==> flow/design.v <==
module b58_cliky
	(
		CLOCK_50,						 
    KEY,
    SW,
    HEX0, HEX1, HEX2, HEX3, HEX4, HEX5, HEX6, HEX7,
		PLOT_X,
		PLOT_Y,
		PLOT_COLOUR,
		PLOT_EN
	);
	input			CLOCK_50;				 
	input   [9:0]   SW;
	input   [3:0]   KEY;
    output 	[6:0]   HEX0, HEX1, HEX2, HEX3, HEX4, HEX5, HEX6, HEX7;
	output	[7:0]	PLOT_X;
	output	[7:0]	PLOT_Y;
	output	[2:0]	PLOT_COLOUR;
	output			PLOT_EN;
   wire resetn;
   assign resetn = SW[0];
	wire [2:0] colour;
	wire [7:0] x;
        wire [7:0] y;
	wire writeEn;
	assign PLOT_X = x;
	assign PLOT_Y = y;
	assign PLOT_COLOUR = colour;
	assign PLOT_EN = writeEn;
   wire [2:0] next_square, curr_square;
   wire [6:0] next_colour;
   wire [2:0] curr_colour;
   wire [3:0] next_mode, curr_mode;
   wire [15:0] score, high_score;
   wire [3:0] lives;
   wire times_up, have_pressed, correct_answer;
   wire [9:0] squares_drawn;
   wire [19:0] current_state, next_state;
   wire [4:0] pressed_key;
   top_clicky top(
   		.clk(CLOCK_50),
   		.resetn(resetn),
   		.restart(SW[9]),
   		.key1(~KEY[3]), .key2(~KEY[2]), .key3(~KEY[1]), .key4(~KEY[0]),
   		.next_square(next_square), 
		.curr_square(curr_square),
   		.next_colour(next_colour), 
   		.curr_colour(curr_colour),
   		.next_mode(next_mode), 
   		.curr_mode(curr_mode),
   		.score(score),
  		.high_score(high_score),
  		.lives(lives),
  		.x(x), 
  		.y(y),  
  		.colour(colour),  
  		.times_up(times_up), 
  		.have_pressed(have_pressed), 
  		.correct_answer(correct_answer),
  		.squares_drawn(squares_drawn),
   		.current_state(current_state), 
   		.next_state(next_state),
   		.pressed_key(pressed_key),
   		.plot(writeEn)  
   		);
      hex_display score_1(
        .IN(score[3:0]),
        .OUT(HEX0)
      );
      hex_display score_2(
        .IN(score[7:4]),
        .OUT(HEX1)
      );
	hex_display high_score_1(
        .IN(high_score[3:0]),
        .OUT(HEX6)
      );
	hex_display high_score_2(
        .IN(high_score[7:4]),
        .OUT(HEX7)
      );
      hex_display lives_count(
        .IN(lives),
        .OUT(HEX4)
      );
	assign HEX5 = 7'b1000111;
	assign HEX3 = 7'b0010010;
	assign HEX2 = 7'b1000110;
endmodule
module hex_display(IN, OUT);
   input [3:0] IN;
	 output reg [6:0] OUT;
	 always @(*)
	 begin
		case(IN[3:0])
			4'b0000: OUT = 7'b1000000;
			4'b0001: OUT = 7'b1111001;
			4'b0010: OUT = 7'b0100100;
			4'b0011: OUT = 7'b0110000;
			4'b0100: OUT = 7'b0011001;
			4'b0101: OUT = 7'b0010010;
			4'b0110: OUT = 7'b0000010;
			4'b0111: OUT = 7'b1111000;
			4'b1000: OUT = 7'b0000000;
			4'b1001: OUT = 7'b0011000;
			4'b1010: OUT = 7'b0001000;
			4'b1011: OUT = 7'b0000011;
			4'b1100: OUT = 7'b1000110;
			4'b1101: OUT = 7'b0100001;
			4'b1110: OUT = 7'b0000110;
			4'b1111: OUT = 7'b0001110;
			default: OUT = 7'b0111111;
		endcase
	end
endmodule
 module top_clicky(
   input clk, resetn, restart,
   input key1, key2, key3, key4,
   output wire [2:0] next_square, curr_square,
   output wire [6:0] next_colour, 
   output wire [2:0] curr_colour,
   output wire [3:0] next_mode,
   output wire [3:0] curr_mode,
   output wire [15:0] score,
   output wire [15:0] high_score,
   output wire [3:0] lives,
   output wire [7:0] x, y,
   output wire [2:0] colour,
   output wire times_up, have_pressed, correct_answer,
   output wire [9:0] squares_drawn,
   output wire [19:0] current_state, next_state,
   output wire [4:0] pressed_key,
   output wire plot
   );
    wire [4:0] ld_w_square;
    wire ld_next_square;
    wire update;
    wire reset, set_answer, drawing_bar;
    clicky_datapath d0(
      .clk(clk),
      .resetn(resetn),
      .start(1'd1),
      .reset(reset),
      .ld_w_square(ld_w_square),
      .ld_next_square(ld_next_square),
      .plot(plot),
      .pressed_key(pressed_key),
      .update(update),
      .set_answer(set_answer),
      .drawing_bar(drawing_bar),
      .times_up(times_up),
      .have_pressed(have_pressed), 
      .correct_answer(correct_answer),
      .squares_drawn(squares_drawn),
      .out_x(x),
      .out_y(y),
      .colour(colour),
      .score(score),
      .high_score(high_score),
      .lives(lives),
      .next_square(next_square),
      .next_colour(next_colour),
      .curr_colour(curr_colour),
      .curr_square(curr_square),
      .next_mode(next_mode),
      .curr_mode(curr_mode)
    );
    clicky_control c0(
      .resetn(resetn),
      .start(1'd1),
      .restart(restart),
      .times_up(times_up),
      .clk(clk),
      .key1(key1), 
      .key2(key2), 
      .key3(key3), 
      .key4(key4),
      .have_pressed(have_pressed), 
      .correct_answer(correct_answer),
      .squares_drawn(squares_drawn),
      .lives(lives), 
      .score(score),
      .ld_w_square(ld_w_square),
      .ld_next_square(ld_next_square),
      .plot(plot),
      .pressed_key(pressed_key),
      .update(update),
      .current_state(current_state), 
      .next_state(next_state),
      .reset(reset),
      .set_answer(set_answer),
      .drawing_bar(drawing_bar)
    );
endmodule
module clicky_control(
    input resetn,
    input start, 
    input restart,
    input times_up,
    input clk,
    input key1, key2, key3, key4,
    input have_pressed, correct_answer,
    input [9:0] squares_drawn,
    input [3:0] lives, 
    input [15:0] score,
    output reg [4:0] ld_w_square,
    output reg ld_next_square,
    output reg plot,
    output reg [4:0] pressed_key,
    output reg update,
    output reg [19:0] current_state, next_state,
    output reg reset,
    output reg set_answer,
    output reg drawing_bar
    );
    localparam
    START		           = 20'd1,
    LOAD_W_SQUARE_1		    =	20'd2,
    DRAW_W_SQUARE_1		    =	20'd3,
    DRAW_W_SQUARE_1_WAIT	    =	20'd4,
    LOAD_W_SQUARE_2		    =	20'd5,
    DRAW_W_SQUARE_2		    =	20'd6,
    DRAW_W_SQUARE_2_WAIT	    =	20'd7,
    LOAD_W_SQUARE_3		    =	20'd8,
    DRAW_W_SQUARE_3		    =	20'd9,
    DRAW_W_SQUARE_3_WAIT	    =	20'd10,
    LOAD_W_SQUARE_4		    =  20'd11,
    DRAW_W_SQUARE_4		    =  20'd12,
    DRAW_W_SQUARE_4_WAIT	    =	20'd13,
    LOAD_NEXT_SQUARE		    =  20'd14,
    DRAW_NEXT_SQUARE		    =	20'd15,
    DRAW_NEXT_SQUARE_WAIT	    =	20'd16,
    LOAD_LEFT_BAR           =    20'd30,
    DRAW_LEFT_BAR           =    20'd31,
    DRAW_LEFT_BAR_WAIT      =    20'd32,
    LOAD_RIGHT_BAR          =    20'd33,
    DRAW_RIGHT_BAR          =    20'd34,
    DRAW_RIGHT_BAR_WAIT     =    20'd35,
    WAIT_ANSWER		    =	20'd17,
    PRESSED_KEY_1_WAIT	    =	20'd19,
    PRESSED_KEY_2_WAIT	    =	20'd21,
    PRESSED_KEY_3_WAIT	    =	20'd23,
    PRESSED_KEY_4_WAIT	    =	20'd25,
    TIMES_UP			    =	20'd26,
    UPDATE_SCORE		    =	20'd27,
    RESTART			   	    =	20'd28,
    RESTART_WAIT	        =   20'd29,
	UPDATE_SCORE_WAIT		=   20'd36;
    always@(*)
    begin: state_table 
            case (current_state)
              START: next_state = start ? LOAD_W_SQUARE_1 : START;
              LOAD_W_SQUARE_1: next_state = DRAW_W_SQUARE_1;
              DRAW_W_SQUARE_1: next_state = (squares_drawn < 10'd256) ? DRAW_W_SQUARE_1 : DRAW_W_SQUARE_1_WAIT;
              DRAW_W_SQUARE_1_WAIT: next_state = LOAD_W_SQUARE_2;
              LOAD_W_SQUARE_2: next_state = DRAW_W_SQUARE_2;
              DRAW_W_SQUARE_2: next_state = (squares_drawn < 10'd256) ? DRAW_W_SQUARE_2 : DRAW_W_SQUARE_2_WAIT;
              DRAW_W_SQUARE_2_WAIT: next_state = LOAD_W_SQUARE_3;
              LOAD_W_SQUARE_3: next_state = DRAW_W_SQUARE_3;
              DRAW_W_SQUARE_3: next_state = (squares_drawn < 10'd256) ? DRAW_W_SQUARE_3 : DRAW_W_SQUARE_3_WAIT;
              DRAW_W_SQUARE_3_WAIT: next_state = LOAD_W_SQUARE_4;
              LOAD_W_SQUARE_4: next_state = DRAW_W_SQUARE_4;
              DRAW_W_SQUARE_4: next_state = (squares_drawn < 10'd256) ? DRAW_W_SQUARE_4 : DRAW_W_SQUARE_4_WAIT;
              DRAW_W_SQUARE_4_WAIT: next_state = LOAD_NEXT_SQUARE;
              LOAD_NEXT_SQUARE: next_state = DRAW_NEXT_SQUARE;
              DRAW_NEXT_SQUARE: next_state = (squares_drawn < 10'd256) ? DRAW_NEXT_SQUARE : DRAW_NEXT_SQUARE_WAIT;
              DRAW_NEXT_SQUARE_WAIT: next_state = LOAD_LEFT_BAR;
              LOAD_LEFT_BAR: next_state = DRAW_LEFT_BAR;
              DRAW_LEFT_BAR: next_state = (squares_drawn < 10'd480) ? DRAW_LEFT_BAR : DRAW_LEFT_BAR_WAIT;
              DRAW_LEFT_BAR_WAIT: next_state = LOAD_RIGHT_BAR;
              LOAD_RIGHT_BAR: next_state = DRAW_RIGHT_BAR;
              DRAW_RIGHT_BAR: next_state = (squares_drawn < 10'd480) ? DRAW_RIGHT_BAR : DRAW_RIGHT_BAR_WAIT;
              DRAW_RIGHT_BAR_WAIT: next_state = WAIT_ANSWER;
              WAIT_ANSWER:
                    begin
		              if (times_up == 1'b1)
                            next_state = TIMES_UP;
                      else if ((key1 == 1'b1) && (have_pressed == 1'b0))
                        	next_state = PRESSED_KEY_1_WAIT;
                      else if ((key2 == 1'b1) && (have_pressed == 1'b0))
                        	next_state = PRESSED_KEY_2_WAIT;
                      else if ((key3 == 1'b1) && (have_pressed == 1'b0))
                        	next_state = PRESSED_KEY_3_WAIT;
                      else if ((key4 == 1'b1) && (have_pressed == 1'b0))
                        	next_state = PRESSED_KEY_4_WAIT;
                      else
                        	next_state = WAIT_ANSWER;	
                    end
		    PRESSED_KEY_1_WAIT:
			begin
				if ((times_up == 1'b0) && (key1 == 1'b0))
					next_state = WAIT_ANSWER;
				else if (times_up == 1'b1)
					next_state = TIMES_UP;
				else
					next_state = PRESSED_KEY_1_WAIT;
			end
            PRESSED_KEY_2_WAIT:
			begin
				if ((times_up == 1'b0) && (key2 == 1'b0))
					next_state = WAIT_ANSWER;
				else if (times_up == 1'b1)
					next_state = TIMES_UP;
				else
					next_state = PRESSED_KEY_2_WAIT;
			end
            PRESSED_KEY_3_WAIT:
			begin
				if ((times_up == 1'b0) && (key3 == 1'b0))
					next_state = WAIT_ANSWER;
				else if (times_up == 1'b1)
					next_state = TIMES_UP;
				else
					next_state = PRESSED_KEY_3_WAIT;
			end
            PRESSED_KEY_4_WAIT:
			begin
				if ((times_up == 1'b0) && (key4 == 1'b0))
					next_state = WAIT_ANSWER;
				else if (times_up == 1'b1)
					next_state = TIMES_UP;
				else
					next_state = PRESSED_KEY_4_WAIT;
			end
                TIMES_UP: next_state = UPDATE_SCORE;
                UPDATE_SCORE: next_state = UPDATE_SCORE_WAIT;
					 UPDATE_SCORE_WAIT: next_state = (lives != 4'd0) ? LOAD_W_SQUARE_1 : RESTART;
                RESTART: next_state = restart ? RESTART_WAIT : RESTART;
                RESTART_WAIT: next_state = restart ? RESTART_WAIT : START;
            default:     next_state = START;
        endcase
    end
    always @(*)
    begin: enable_signals
	    set_answer = 1'b0;
      	reset = 1'b0;
      	ld_w_square = 5'd0;
		ld_next_square = 1'b0;
      	plot = 1'b0;
		pressed_key = 5'd0;
		update = 1'b0;
		drawing_bar = 1'b0;
        case (current_state)
           START:
             	begin
                reset = 1'b1;
                end
           LOAD_W_SQUARE_1: 
                begin
                set_answer = 1'b1;
                ld_w_square = 5'd1;
                end
           LOAD_W_SQUARE_2: 
                begin
                ld_w_square = 5'd2;
                end
           LOAD_W_SQUARE_3: 
                begin
                ld_w_square = 5'd3;
                end
           LOAD_W_SQUARE_4: 
                begin
                ld_w_square = 5'd4;
                end
           LOAD_NEXT_SQUARE: 
                begin
                ld_next_square = 1'b1;
                end
           LOAD_LEFT_BAR:
                begin
                ld_w_square = 5'd5;
                end
           LOAD_RIGHT_BAR:
                begin
                ld_w_square = 5'd6;
                end
           DRAW_W_SQUARE_1:
             	begin
                plot = 1'b1;
                end
           DRAW_W_SQUARE_2:
             	begin
                plot = 1'b1;
                end
           DRAW_W_SQUARE_3:
             	begin
                plot = 1'b1;
                end
           DRAW_W_SQUARE_4:
             	begin
                plot = 1'b1;
                end
           DRAW_NEXT_SQUARE:
             	begin
                plot = 1'b1;
                end
           DRAW_LEFT_BAR:
             	begin
                plot = 1'b1;
                drawing_bar = 1'b1;
                end
           DRAW_RIGHT_BAR:
             	begin
                plot = 1'b1;
                drawing_bar = 1'b1;
                end
           PRESSED_KEY_1_WAIT:
                begin
                pressed_key = 5'd1;
                end
           PRESSED_KEY_2_WAIT:
                begin
                pressed_key = 5'd2;
                end
           PRESSED_KEY_3_WAIT:
                begin
                pressed_key = 5'd3;
                end
           PRESSED_KEY_4_WAIT:
           	    begin
                pressed_key = 5'd4;
                end
           UPDATE_SCORE:
             	begin
                update = 1'b1;
                end
        endcase
    end 
    always@(posedge clk)
    begin: state_FFs
      if(!resetn || !start)
            current_state <= START;
        else
            current_state <= next_state;
    end 
endmodule
module clicky_datapath(
   input clk,
   input resetn,
   input start,
   input reset,
   input [4:0] ld_w_square,
   input ld_next_square,
   input plot,
   input [4:0] pressed_key,
   input update,
   input set_answer,
   input drawing_bar,
   output times_up,
   output reg have_pressed, correct_answer,
   output reg [9:0] squares_drawn,  
   output reg [7:0] out_x, out_y,
   output reg [2:0] colour, 
   output reg [15:0] score,
   output reg [15:0] high_score,
   output reg [3:0] lives,  
   output reg [2:0] next_square,
   output reg [6:0] next_colour,
   output reg [2:0] curr_colour,
   output reg [2:0] curr_square,
   output reg [3:0] next_mode,
   output reg [3:0] curr_mode
    );
    localparam
    w_square_1_x		=	8'd30,
    w_square_1_y		=	8'd52,
    w_square_2_x		=	8'd60,
    w_square_2_y		=	8'd52,
    w_square_3_x		=	8'd90,
    w_square_3_y		=	8'd52,
    w_square_4_x		=	8'd120,
    w_square_4_y		=	8'd52,
    left_bar_x          =   8'd0,
    right_bar_x         =   8'd156,
    bar_y               =   8'd0,
    black			=      3'b000,
    blue			=      3'b001,
    green			=      3'b010,
    cyan			=      3'b011,
    red			    =	   3'b100,
    pink			=      3'b101,
    yellow			=	   3'b110,
    white		    =	   3'b111;
    reg [17:0] max_count;
    reg inc_life, dec_life, inc_speed, dec_speed, inc_score, dec_score;
   rate_divider rate_div(
   			.clk(clk), 
   			.resetn(resetn),
   			.reset(reset), 
   			.max_count(max_count),
   		    .enable(times_up)
   		    );
   reg [7:0] x,y;
   reg [2:0] c;  
   reg [9:0] ct;
   wire [3:0] x_add = ct[3:0];
   wire [3:0] y_add = ct[7:4];
   wire [1:0] x_add_bar = ct[1:0];
   wire [7:0] y_add_bar = ct[9:2];
   always @(posedge clk)
   begin
		if (next_square >= 3'd4)
		    next_square <= 3'd0;
		else
		    next_square <= next_square + 3'd1;
		if (next_colour >= 7'd100)
		    next_colour <= 7'd0;
		else
		    next_colour <= next_colour + 7'd1;
		if (next_mode >= 4'd10)
		    next_mode <= 4'd0;
		else
		    next_mode <= next_mode + 7'd1;
       if (set_answer == 1'b1)
           correct_answer <= 1'b0;
        if (reset == 1'b1)
        begin
        x <= 8'd0;
        y <= 8'd0;
        c <= 3'd0;
        inc_speed <= 0;
        dec_speed <= 0;
        inc_life <= 0;
		  dec_life <= 0;
		  inc_score <= 0;
		  dec_score <= 0;
        have_pressed <= 1'd0;
        lives <= 4'd3;
        score <= 16'd0;
		  max_count <= 18'd18_000;
		  curr_mode <= 0;
        end
        if (update == 1'b1)
        begin
					 if (inc_speed)
    	            max_count <= max_count - (18'd1_000);
                if (dec_speed)
                    max_count <= max_count + (18'd1_000);
                if (inc_score)
					     begin
                    score <= score + 1;
						  if (high_score <= score+1)
								high_score <= score +1;
						  end
                if (dec_score)
                    score <= score - 1;
                if (inc_life)
                    lives <= lives + 1;
                if ((dec_life) & (lives != 0)) 
                    lives <= lives - 1;
					 if ((have_pressed == 1'b0) && ((curr_colour == 3'd0) || (curr_colour == 3'd1)) && (lives != 3'd0))
					     lives <= lives -1;
		    if (curr_mode == 4'd0)      
		    begin
		        if (next_mode == 4'd1)   
		            curr_mode <= 4'd1;
		    end
		    else if (curr_mode == 4'd3)  
		        curr_mode <= 4'd0;
		    else                         
		        curr_mode <= curr_mode + 4'd1;
        end
        if (pressed_key == 5'd1)
            begin
            inc_speed <= 0;
            dec_speed <= 0;
            inc_life <= 0;
            dec_life <= 0;
            inc_score <= 0;
            dec_score <= 0;
            if (curr_mode == 4'd0)
            begin
                if (curr_colour == 3'd4 && curr_square == 3'd1)
                begin
                	inc_speed <= 1'b1;
                end
                else if (curr_colour == 3'd3 && curr_square == 3'd1)
                begin
                        dec_speed <= 1'b1;
                end
                else if (curr_colour == 3'd2 && curr_square == 3'd1)
                begin
                        inc_life <= 1'b1;
                end
                else if (curr_colour == 3'd1)
                begin
                    if (curr_square == 3'd1)
                        inc_score <= 1'b1;
                    else
                        dec_life <= 1'b1;
                end
                else if (curr_colour == 3'd0)
                begin
                    if (curr_square != 3'd1)
                        inc_score <= 1'b1;
                    else
                        dec_life <= 1'b1;
                end
            end
         	else
         	begin
                if (curr_colour == 3'd4 && curr_square == 3'd1)
                begin
                    dec_speed <= 1'b1;
                end
                else if (curr_colour == 3'd3 && curr_square == 3'd1)
                begin
                    inc_speed <= 1'b1;
                end
                else if (curr_colour == 3'd2 && curr_square == 3'd1)
                begin
                     dec_life <= 1'b1;
                end
                else if (curr_colour == 3'd0)
                begin
                    if (curr_square == 3'd1)
                        inc_score <= 1'b1;
                    else
                        dec_life <= 1'b1;
                end
                else if (curr_colour == 3'd1)
                begin
                    if (curr_square != 3'd1)
                        inc_score <= 1'b1;
                    else
                        dec_life <= 1'b1;
                end
         	end    
            have_pressed <= 1'b1;
            end
        if (pressed_key == 5'd2)
            begin
            inc_speed <= 0;
            dec_speed <= 0;
            inc_life <= 0;
            dec_life <= 0;
            inc_score <= 0;
            dec_score <= 0;
            if (curr_mode == 4'd0)
            begin
                if (curr_colour == 3'd4 && curr_square == 3'd2)
                begin
                	inc_speed <= 1'b1;
                end
                else if (curr_colour == 3'd3 && curr_square == 3'd2)
                begin
                        dec_speed <= 1'b1;
                end
                else if (curr_colour == 3'd2 && curr_square == 3'd2)
                begin
                        inc_life <= 1'b1;
                end
                else if (curr_colour == 3'd1)
                begin
                    if (curr_square == 3'd2)
                        inc_score <= 1'b1;
                    else
                        dec_life <= 1'b1;
                end
                else if (curr_colour == 3'd0)
                begin
                    if (curr_square != 3'd2)
                        inc_score <= 1'b1;
                    else
                        dec_life <= 1'b1;
                end
            end
         	else
         	begin
                if (curr_colour == 3'd4 && curr_square == 3'd2)
                begin
                    dec_speed <= 1'b1;
                end
                else if (curr_colour == 3'd3 && curr_square == 3'd2)
                begin
                    inc_speed <= 1'b1;
                end
                else if (curr_colour == 3'd2 && curr_square == 3'd2)
                begin
                     dec_life <= 1'b1;
                end
                else if (curr_colour == 3'd0)
                begin
                    if (curr_square == 3'd2)
                        inc_score <= 1'b1;
                    else
                        dec_life <= 1'b1;
                end
                else if (curr_colour == 3'd1)
                begin
                    if (curr_square != 3'd2)
                        inc_score <= 1'b1;
                    else
                        dec_life <= 1'b1;
                end
         	end    
            have_pressed <= 1'b1;
            end
        if (pressed_key == 5'd3)
            begin
            inc_speed <= 0;
            dec_speed <= 0;
            inc_life <= 0;
            dec_life <= 0;
            inc_score <= 0;
            dec_score <= 0;
            if (curr_mode == 4'd0)
            begin
                if (curr_colour == 3'd4 && curr_square == 3'd3)
                begin
                	inc_speed <= 1'b1;
                end
                else if (curr_colour == 3'd3 && curr_square == 3'd3)
                begin
                        dec_speed <= 1'b1;
                end
                else if (curr_colour == 3'd2 && curr_square == 3'd3)
                begin
                        inc_life <= 1'b1;
                end
                else if (curr_colour == 3'd1)
                begin
                    if (curr_square == 3'd3)
                        inc_score <= 1'b1;
                    else
                        dec_life <= 1'b1;
                end
                else if (curr_colour == 3'd0)
                begin
                    if (curr_square != 3'd3)
                        inc_score <= 1'b1;
                    else
                        dec_life <= 1'b1;
                end
            end
         	else
         	begin
                if (curr_colour == 3'd4 && curr_square == 3'd3)
                begin
                    dec_speed <= 1'b1;
                end
                else if (curr_colour == 3'd3 && curr_square == 3'd3)
                begin
                    inc_speed <= 1'b1;
                end
                else if (curr_colour == 3'd2 && curr_square == 3'd3)
                begin
                     dec_life <= 1'b1;
                end
                else if (curr_colour == 3'd0)
                begin
                    if (curr_square == 3'd3)
                        inc_score <= 1'b1;
                    else
                        dec_life <= 1'b1;
                end
                else if (curr_colour == 3'd1)
                begin
                    if (curr_square != 3'd3)
                        inc_score <= 1'b1;
                    else
                        dec_life <= 1'b1;
                end
         	end    
            have_pressed <= 1'b1;
            end
        if (pressed_key == 5'd4)
            begin
            inc_speed <= 0;
            dec_speed <= 0;
            inc_life <= 0;
            dec_life <= 0;
            inc_score <= 0;
            dec_score <= 0;
            if (curr_mode == 4'd0)
            begin
                if (curr_colour == 3'd4 && curr_square == 3'd4)
                begin
                	inc_speed <= 1'b1;
                end
                else if (curr_colour == 3'd3 && curr_square == 3'd4)
                begin
                        dec_speed <= 1'b1;
                end
                else if (curr_colour == 3'd2 && curr_square == 3'd4)
                begin
                        inc_life <= 1'b1;
                end
                else if (curr_colour == 3'd1)
                begin
                    if (curr_square == 3'd4)
                        inc_score <= 1'b1;
                    else
                        dec_life <= 1'b1;
                end
                else if (curr_colour == 3'd0)
                begin
                    if (curr_square != 3'd4)
                        inc_score <= 1'b1;
                    else
                        dec_life <= 1'b1;
                end
            end
         	else
         	begin
                if (curr_colour == 3'd4 && curr_square == 3'd4)
                begin
                    dec_speed <= 1'b1;
                end
                else if (curr_colour == 3'd3 && curr_square == 3'd4)
                begin
                    inc_speed <= 1'b1;
                end
                else if (curr_colour == 3'd2 && curr_square == 3'd4)
                begin
                     dec_life <= 1'b1;
                end
                else if (curr_colour == 3'd0)
                begin
                    if (curr_square == 3'd4)
                        inc_score <= 1'b1;
                    else
                        dec_life <= 1'b1;
                end
                else if (curr_colour == 3'd1)
                begin
                    if (curr_square != 3'd4)
                        inc_score <= 1'b1;
                    else
                        dec_life <= 1'b1;
                end
         	end    
            have_pressed <= 1'b1;
            end
        if (ld_w_square == 5'd1)
        begin
		      have_pressed <= 1'd0;
            x <= w_square_1_x;
            y <= w_square_1_y;
            c <= white;
				inc_speed <= 0;
            dec_speed <= 0;
            inc_life <= 0;
            dec_life <= 0;
            inc_score <= 0;
            dec_score <= 0;
        end
        else if (ld_w_square == 5'd2)
        begin
            x <= w_square_2_x;
            y <= w_square_2_y;
            c <= white;
        end
        else if (ld_w_square == 5'd3)
        begin
            x <= w_square_3_x;
            y <= w_square_3_y;
            c <= white;
        end
        else if (ld_w_square == 5'd4)
        begin
            x <= w_square_4_x;
            y <= w_square_4_y;
            c <= white;
        end
        else if (ld_w_square == 5'd5)
        begin
            x <= left_bar_x;
            y <= bar_y;
            if (curr_mode == 4'd0)
                c <= black;
            else
                c <= red;
        end
        else if (ld_w_square == 5'd6)
        begin
            x <= right_bar_x;
            y <= bar_y;
            if (curr_mode == 4'd0)
                c <= black;
            else
                c <= red;
        end
       if (ld_next_square == 1'b1)
       begin
	    if (score%5 == 4)
	    begin
	        max_count <= max_count - (18'd1_000);
	    end
	    if (next_colour >= 7'd0 && next_colour <= 7'd44)
	    begin
	            c <= red;
                curr_colour <= 3'd1;
        end
	    else if (next_colour >= 7'd45 && next_colour <= 7'd89)
	    begin
	            c <= yellow;
                curr_colour <= 3'd0;
        end
	    else if (next_colour >= 7'd90 && next_colour <= 7'd94)
	    begin
	            c <= green;
                curr_colour <= 3'd2;
        end
	    else if (next_colour >= 7'd95 && next_colour <= 7'd97)
	    begin
                c <= pink;
                curr_colour <= 3'd4;
        end
	    else if (next_colour >= 7'd98 && next_colour <= 7'd100)
	    begin
		        c <= cyan;
                curr_colour <= 3'd3;
        end
            if (next_square == 3'd1)
            begin
            	x <= w_square_1_x;
            	y <= w_square_1_y;
              	curr_square <= 3'd1;
            end
            else if (next_square == 3'd2)
            begin
            	x <= w_square_2_x;
            	y <= w_square_2_y;
                curr_square <= 3'd2;
            end
            else if (next_square == 3'd3)
            begin
            	x <= w_square_3_x;
            	y <= w_square_3_y;
                curr_square <= 3'd3;
            end
            else if (next_square == 3'd4)
            begin
            	x <= w_square_4_x;
            	y <= w_square_4_y;
                curr_square <= 3'd4;
            end
        end
        if (plot == 1'b0)
            ct <= 0;
        else if (ct == 10'd1023)
            begin
            ct <= 0;
            end
        else if (plot == 1'b1)
            ct <= ct + 1'b1;
        else
            ct <= ct;
        if (plot == 1'b0) 
        begin
            out_x <= 8'b0000_0000;
            out_y <= 8'b0000_0000;
            colour <= 3'b000;
            squares_drawn <= 10'd0;
        end
        else
        begin
            if (drawing_bar == 1'b1)
            begin
                out_x <= x + x_add_bar;
                out_y <= y + y_add_bar;
                colour <= c;
            end
            else
            begin
                out_x <= x + x_add;
                out_y <= y + y_add;
                colour <= c;
            end
            squares_drawn <= squares_drawn + 10'd1;
        end
        if (!resetn)
        begin
            lives <= 4'd3;
            score <= 16'd0;
            have_pressed <= 1'b0;
            correct_answer <= 1'b0;
            next_square <= 3'd1;
            next_colour <= 7'd0;
            squares_drawn <= 10'd0;
            max_count <= 18'd18_000;
            high_score <= 16'd0;
            inc_life <= 0;
            dec_life <= 0;
            inc_speed <= 0;
            dec_speed <= 0;
            inc_score <= 0;
            dec_score <= 0;
            curr_mode <= 0;
            next_mode <= 0;
            curr_colour <= 3'd0;
            curr_square <= 3'd0;
            x <= 8'd0;
            y <= 8'd0;
            c <= 3'd0;
            ct <= 10'd0;
            out_x <= 8'd0;
            out_y <= 8'd0;
            colour <= 3'd0;
        end
    end
endmodule
module rate_divider(
  	input clk,
  	input resetn,
	input reset,
  	input [17:0] max_count, 
  	output reg enable
    );
  	reg [17:0] ct;
    always @(posedge clk)
    begin
		  if (!resetn)
		  begin
		      ct <= 18'd0;
				enable <= 1'b0;
		  end
		  else if (reset)
		  begin
		      ct <= max_count - 1;
				enable <= 1'b0;
		  end
        else if (ct > 0)
        begin
            ct <= ct - 18'd1;
      		enable <= 1'b0;
        end
        else
        begin
            ct <= max_count;
          	enable <= 1'b1;
        end
    end
endmodule
==> Tool chain data of b58_cliky <==
The steps from the RTL of b58_cliky to its reports follow in flow order.
Line numbers count from 1 in the design file above.
Operators carry their Yosys type and port widths (W data, S select, Z words).
Cell names lack the library's common part.
{ "setup": {"top_module": "b58_cliky", "clk_port": "CLOCK_50", "library": "sky130hd", "corner": "tt_025C_1v80"} }

==> Word-level counts <==
Yosys after proc, flatten, opt, wreduce and memory -nomap, before mapping. Print and check cells are not counted.
Memory sizes are those after Yosys's memory passes, which may raise the word count (mostly to a power of two), join words into wider ones and drop unused or constant bits.
{ "word_totals": {"clocked_rd_ports_x_width": 47, "mem_bits_ro": 1328, "ff_bits": 181, "n_memories": 6, "wordCells": 455} }
{ "memory_table": {"columns": ["memory", "size", "width", "read_ports", "write_ports", "line_no", "rtl"], "rows": [
  ["(no name shown)", 64, 12, 1, 0, 343, "case (current_state)"],
  ["(no name shown)", 16, 7, 1, 0, 95, "case(IN[3:0])"],
  ["(no name shown)", 16, 7, 1, 0, 95, null],
  ["(no name shown)", 16, 7, 1, 0, 95, null],
  ["(no name shown)", 16, 7, 1, 0, 95, null],
  ["(no name shown)", 16, 7, 1, 0, 95, null]
]} }
{ "classes": {"div_mod_pow": 1, "muxes": 270, "addsub": 17, "n_cmp": 17, "logic": 9, "reduce_logical": 45, "n_eq": 62} }
{ "ops": {"columns": ["operator", "n"], "rows": [
  ["$eq A20 B5 Y1 const B", 12],
  ["$mux W8", 26],
  ["$pmux W6 S32", 1],
  ["$mux W1", 171],
  ["$eq A20 B4 Y1 const B", 8],
  ["$mux W18", 8],
  ["$mux W4", 29],
  ["$eq A20 B6 Y1 const B", 5],
  ["$mod A16 B3 Y32 const B", 1],
  ["$eq A20 B3 Y1 const B", 4],
  ["$mux W3", 24],
  ["$mux W16", 4],
  ["$eq A20 B2 Y1 const B", 2],
  ["$sub A18 B1 Y18 const B", 2],
  ["$le A16 B32 Y1", 1],
  ["$eq A32 B3 Y1 const B", 1],
  ["$ge A7 B7 Y1 const B", 4],
  ["$le A7 B7 Y1 const B", 4],
  ["$logic_and A1 B1 Y1", 27],
  ["$add A10 B1 Y10 const B", 2],
  ["$lt A10 B9 Y1 const B", 2],
  ["$eq A20 B1 Y1 const B", 1],
  ["$eq A5 B2 Y1 const B", 4],
  ["$eq A5 B3 Y1 const B", 4],
  ["$gt A18 B1 Y1 const B", 1],
  ["$add A18 B10 Y18 const B", 1],
  ["$sub A18 B10 Y18 const B", 1],
  ["$eq A3 B2 Y1 const B", 6]
]} }
Other operator kinds: 37; their cells: 65.

==> Logic depth <==
Depth = most cells in a row (Yosys ltp): at word level without a register or memory, in the mapped netlist without a sequential cell, where the memories' decode and read muxes count.
{ "logic_depth": {"ltp_word": 15, "ABC_AREA": 0, "ltp_mapped": 50} }

==> After synthesis <==
The flow's flattened synthesis, as Yosys stat reports it; memories are mapped. The netlist is that of the ABC_AREA named above (0 if unset); the other value can give another one.
The area totals of this step are shown rounded.
{ "types": {"columns": ["cell", "n"], "rows": [
  ["dfxtp_1", 217],
  ["nor2_1", 308],
  ["ha_1", 86],
  ["a21oi_1", 200],
  ["nand2_1", 247],
  ["o21ai_0", 159],
  ["xnor2_1", 81],
  ["mux2i_1", 47],
  ["nand3_1", 92],
  ["clkbuf_1", 113],
  ["nor3_1", 80],
  ["inv_1", 106],
  ["xor2_1", 42],
  ["a31oi_1", 43],
  ["a21o_1", 34],
  ["and2_1", 34],
  ["nand4_1", 33],
  ["a211oi_1", 27]
]} }
Not listed: further types 98, cells in them 676.
{ "synth_totals": {"mapped_cells": 2625, "synth_area_um2": 19000, "flip_flops": 217} }
By module: a second synthesis without flattening, with its own total; a netlist apart from the flattened one above.
{ "hier_totals": {"cells_unflattened": 2535, "hier_area_um2": 18700} }
Rows give one instance, submodules left out.
{ "modules": {"columns": ["mod", "instances", "mod_seq_area_um2", "mod_area_um2", "cells"], "rows": [
  ["clicky_datapath", 1, 2840, 13900, 1911],
  ["clicky_control", 1, 360, 1960, 238],
  ["rate_divider", 1, 380, 1390, 183],
  ["hex_display", 5, 0.0, 268, 35],
  ["b58_cliky", 1, 0.0, 180, 27],
  ["top_clicky", 1, 0.0, 3.8, 1]
]} }

==> Path before layout <==
Source: OpenSTA report_checks on the synthesized netlist (no wires, ideal clock, input and output delay 20% of the period each), path of least setup slack; recovery checks are left aside. Register names are those of the netlist, which keeps one name where synthesis merged equal registers.
{ "synth_timing": {"path_kind": "reg-to-reg", "start": "register (name not given)", "end": "register top.d0.max_count[9]", "t_required_ns": 15.931, "launch_ns": 0.000, "slack_ns": 5.203, "path_buffers": 6, "arrival_time_ns": 10.728, "period_ns": 16.0, "driving_pins": 47, "path_delay_ns": 10.797, "period_less_setup_slack_ns": 10.797} }
"path_delay_ns" = arrival - input delay + setup time.
"driving_pins": output pins that drive a net of the path, with the launching flip-flop's if there is one; two outputs of one cell count as two.
"period_less_setup_slack_ns" = period - worst setup slack (recovery checks aside). The figure is calculated, with input and output delays left at 20% of the set period.
The rows between start and end are the longest chain of elaborated cells between them; the timing report does not say that the signal goes this way. Where chains are equally long, one stands for them.
A line is the first line of the expression or statement that the cell stems from. Yosys adds cells for indexed reads and writes and turns some case tables into memories.
A register here has more assigning lines than the two given.
{ "synth_via": {"cell_sequence": "dfxtp_1 -> buf_2 -> nor2_2 -> inv_2 -> ha_1 -> nor2b_1 -> buf_2 -> a31oi_1 -> o21ai_1 -> or4_4 -> o211a_1 -> buf_6 -> o32ai_4 -> xnor2_1 -> or4_4 -> or2_1 -> o21a_1 -> or3_1 -> [11 not listed] -> nor4_2 -> o21ai_2 -> xnor2_2 -> ha_1 -> o21ai_0 -> mux2i_1 -> o21ai_1 -> nand3_1 -> nor3_2 -> mux2_4 -> buf_2 -> o21ai_1 -> o31ai_1 -> nor4_1 -> o211ai_1 -> nor3_4 -> mux2_2 -> o21ai_1", "elab_chain_len": 4, "cells_between": 4, "cone_classes": "div: 1; eq/ne: 1; mux: 2"} }
{ "synth_rtl": {"columns": ["item", "line_no", "rtl"], "rows": [
  ["start, declared", 454, null],
  ["start, assigned", 541, null],
  ["start, assigned", 546, null],
  ["$mod A16 B3 Y32", 886, null],
  ["$eq A32 B3 Y1", 886, null],
  ["$mux W18", 886, null],
  ["$mux W18", 884, "if (ld_next_square == 1'b1)"],
  ["end, assigned", 538, "max_count <= max_count + (18'd1_000);"],
  ["end, assigned", 888, "max_count <= max_count - (18'd1_000);"],
  ["end, declared", 484, "reg [17:0] max_count;"]
]} }

==> Timing after layout <==
From the final timing report of record 1: the path of least setup slack in the routed layout; clock arrival at registers is part of the times.
{ "layout_timing": {"path_kind": "reg-to-reg", "start": "register (name not given)", "end": "register top.d0.max_count[9]", "t_required_ns": 16.48, "slack_ns": 0.95, "launch_ns": 0.55, "period_ns": 16.0, "arrival_time_ns": 15.52, "path_buffers": 1, "driving_pins": 42} }
The rows between start and end are the longest chain of elaborated cells between them; the timing report does not say that the signal goes this way. Where chains are equally long, one stands for them.
A register here has more assigning lines than the two given.
{ "layout_via": {"cell_sequence": "dfxtp_1 -> nor2_2 -> inv_2 -> ha_1 -> nor2b_1 -> a31oi_1 -> o21ai_1 -> or4_4 -> o211a_1 -> mux2_2 -> o32a_1 -> or4_4 -> or2_1 -> o21a_1 -> or3_1 -> mux2i_1 -> a211oi_1 -> or4_4 -> [6 not listed] -> nor4_2 -> o21ai_2 -> xnor2_2 -> ha_1 -> o21ai_0 -> mux2i_1 -> o21ai_1 -> nand3_1 -> nor3_2 -> mux2_4 -> o21ai_1 -> o31ai_1 -> nor4_1 -> o211ai_1 -> nor3_4 -> buf_4 -> mux2_2 -> o21ai_1", "elab_chain_len": 4, "cells_between": 4, "cone_classes": "div: 1; eq/ne: 1; mux: 2"} }
{ "layout_rtl": {"columns": ["item", "line_no", "rtl"], "rows": [
  ["start, declared", 454, null],
  ["start, assigned", 541, null],
  ["start, assigned", 546, null],
  ["$mod A16 B3 Y32", 886, null],
  ["$eq A32 B3 Y1", 886, null],
  ["$mux W18", 886, null],
  ["$mux W18", 884, "if (ld_next_square == 1'b1)"],
  ["end, assigned", 538, "max_count <= max_count + (18'd1_000);"],
  ["end, assigned", 888, "max_count <= max_count - (18'd1_000);"],
  ["end, declared", 484, "reg [17:0] max_count;"]
]} }

Data sheet: physical implementation of b58_cliky

Measured results for b58_cliky: 3 stored runs of the Yosys and OpenROAD flow on sky130hd. The settings differ; the order carries no meaning. The constraints put input and output delay at 20% of the set period each and load the outputs with 0.01 pF.
"reached clock period" is the run's clock period less its worst setup slack. It is reckoned from that one timing run; input and output delays stay at 20% of the period that was set.
By "critical path time" is meant the share of the clock period that the worst setup path is allowed (20% is reserved at inputs, 20% at outputs), minus its slack. Clock arrival times at its registers enter into it.
"total power of the final layout" is the tool's figure for a default switching activity; nothing was simulated.
Measured values are rounded.

==> record 1: settings <==
{ "CORE_ASPECT_RATIO": 1.37, "CORE_UTILIZATION": 56, "MIN_ROUTING_LAYER": "met2", "SLEW_MARGIN": 30, "TNS_END_PERCENT": 20, "period_ns": 16.0, "CAP_MARGIN": 20, "CORE_MARGIN": 2 }
==> record 1: results <==
critical path time: 15.05 ns
worst path kind: reg-to-reg
standard-cell area of the final layout: 20500 um^2
reached clock period: 15.046 ns
setup slack of the critical path: 0.954 ns
utilization of the finished layout: 61.7 %
full die area: 35400 um^2
netlist area reported by Yosys: 19000 um^2
lowest hold slack: 0.445 ns
post-route setup TNS: 0.000 ns
total power of the final layout: 1530 uW

==> record 2: settings <==
{ "ABC_AREA": 1, "CAP_MARGIN": 25, "CORE_UTILIZATION": 28, "CTS_CLUSTER_DIAMETER": 364, "CTS_CLUSTER_SIZE": 51, "GPL_ROUTABILITY_DRIVEN": 1, "GPL_TIMING_DRIVEN": 1, "SETUP_SLACK_MARGIN": 2.95, "period_ns": 16.6, "CORE_MARGIN": 2, "SLEW_MARGIN": 20 }
==> record 2: results <==
critical path time: 12.32 ns
worst path kind: reg-to-reg
standard-cell area of the final layout: 20400 um^2
reached clock period: 12.325 ns
setup slack of the critical path: 4.28 ns
utilization of the finished layout: 31.0 %
full die area: 68800 um^2
netlist area reported by Yosys: 18700 um^2
lowest hold slack: 0.459 ns
post-route setup TNS: 0.000 ns
total power of the final layout: 1150 uW

==> record 3: settings <==
{ "ABC_AREA": 1, "CELL_PAD_IN_SITES_GLOBAL_PLACEMENT": 1, "CORE_ASPECT_RATIO": 1.37, "CORE_UTILIZATION": 56, "CTS_CLUSTER_DIAMETER": 344, "CTS_CLUSTER_SIZE": 67, "MAX_ROUTING_LAYER": "met4", "MIN_ROUTING_LAYER": "met2", "PLACE_DENSITY_LB_ADDON": 0.3, "SLEW_MARGIN": 30, "TNS_END_PERCENT": 20, "period_ns": 17.1, "CAP_MARGIN": 20, "CORE_MARGIN": 2 }
==> record 3: results <==
critical path time: 13.33 ns
worst path kind: reg-to-reg
standard-cell area of the final layout: 19700 um^2
reached clock period: 13.327 ns
setup slack of the critical path: 3.77 ns
utilization of the finished layout: 59.6 %
full die area: 34800 um^2
netlist area reported by Yosys: 18700 um^2
lowest hold slack: 0.471 ns
post-route setup TNS: 0.000 ns
total power of the final layout: 1100 uW
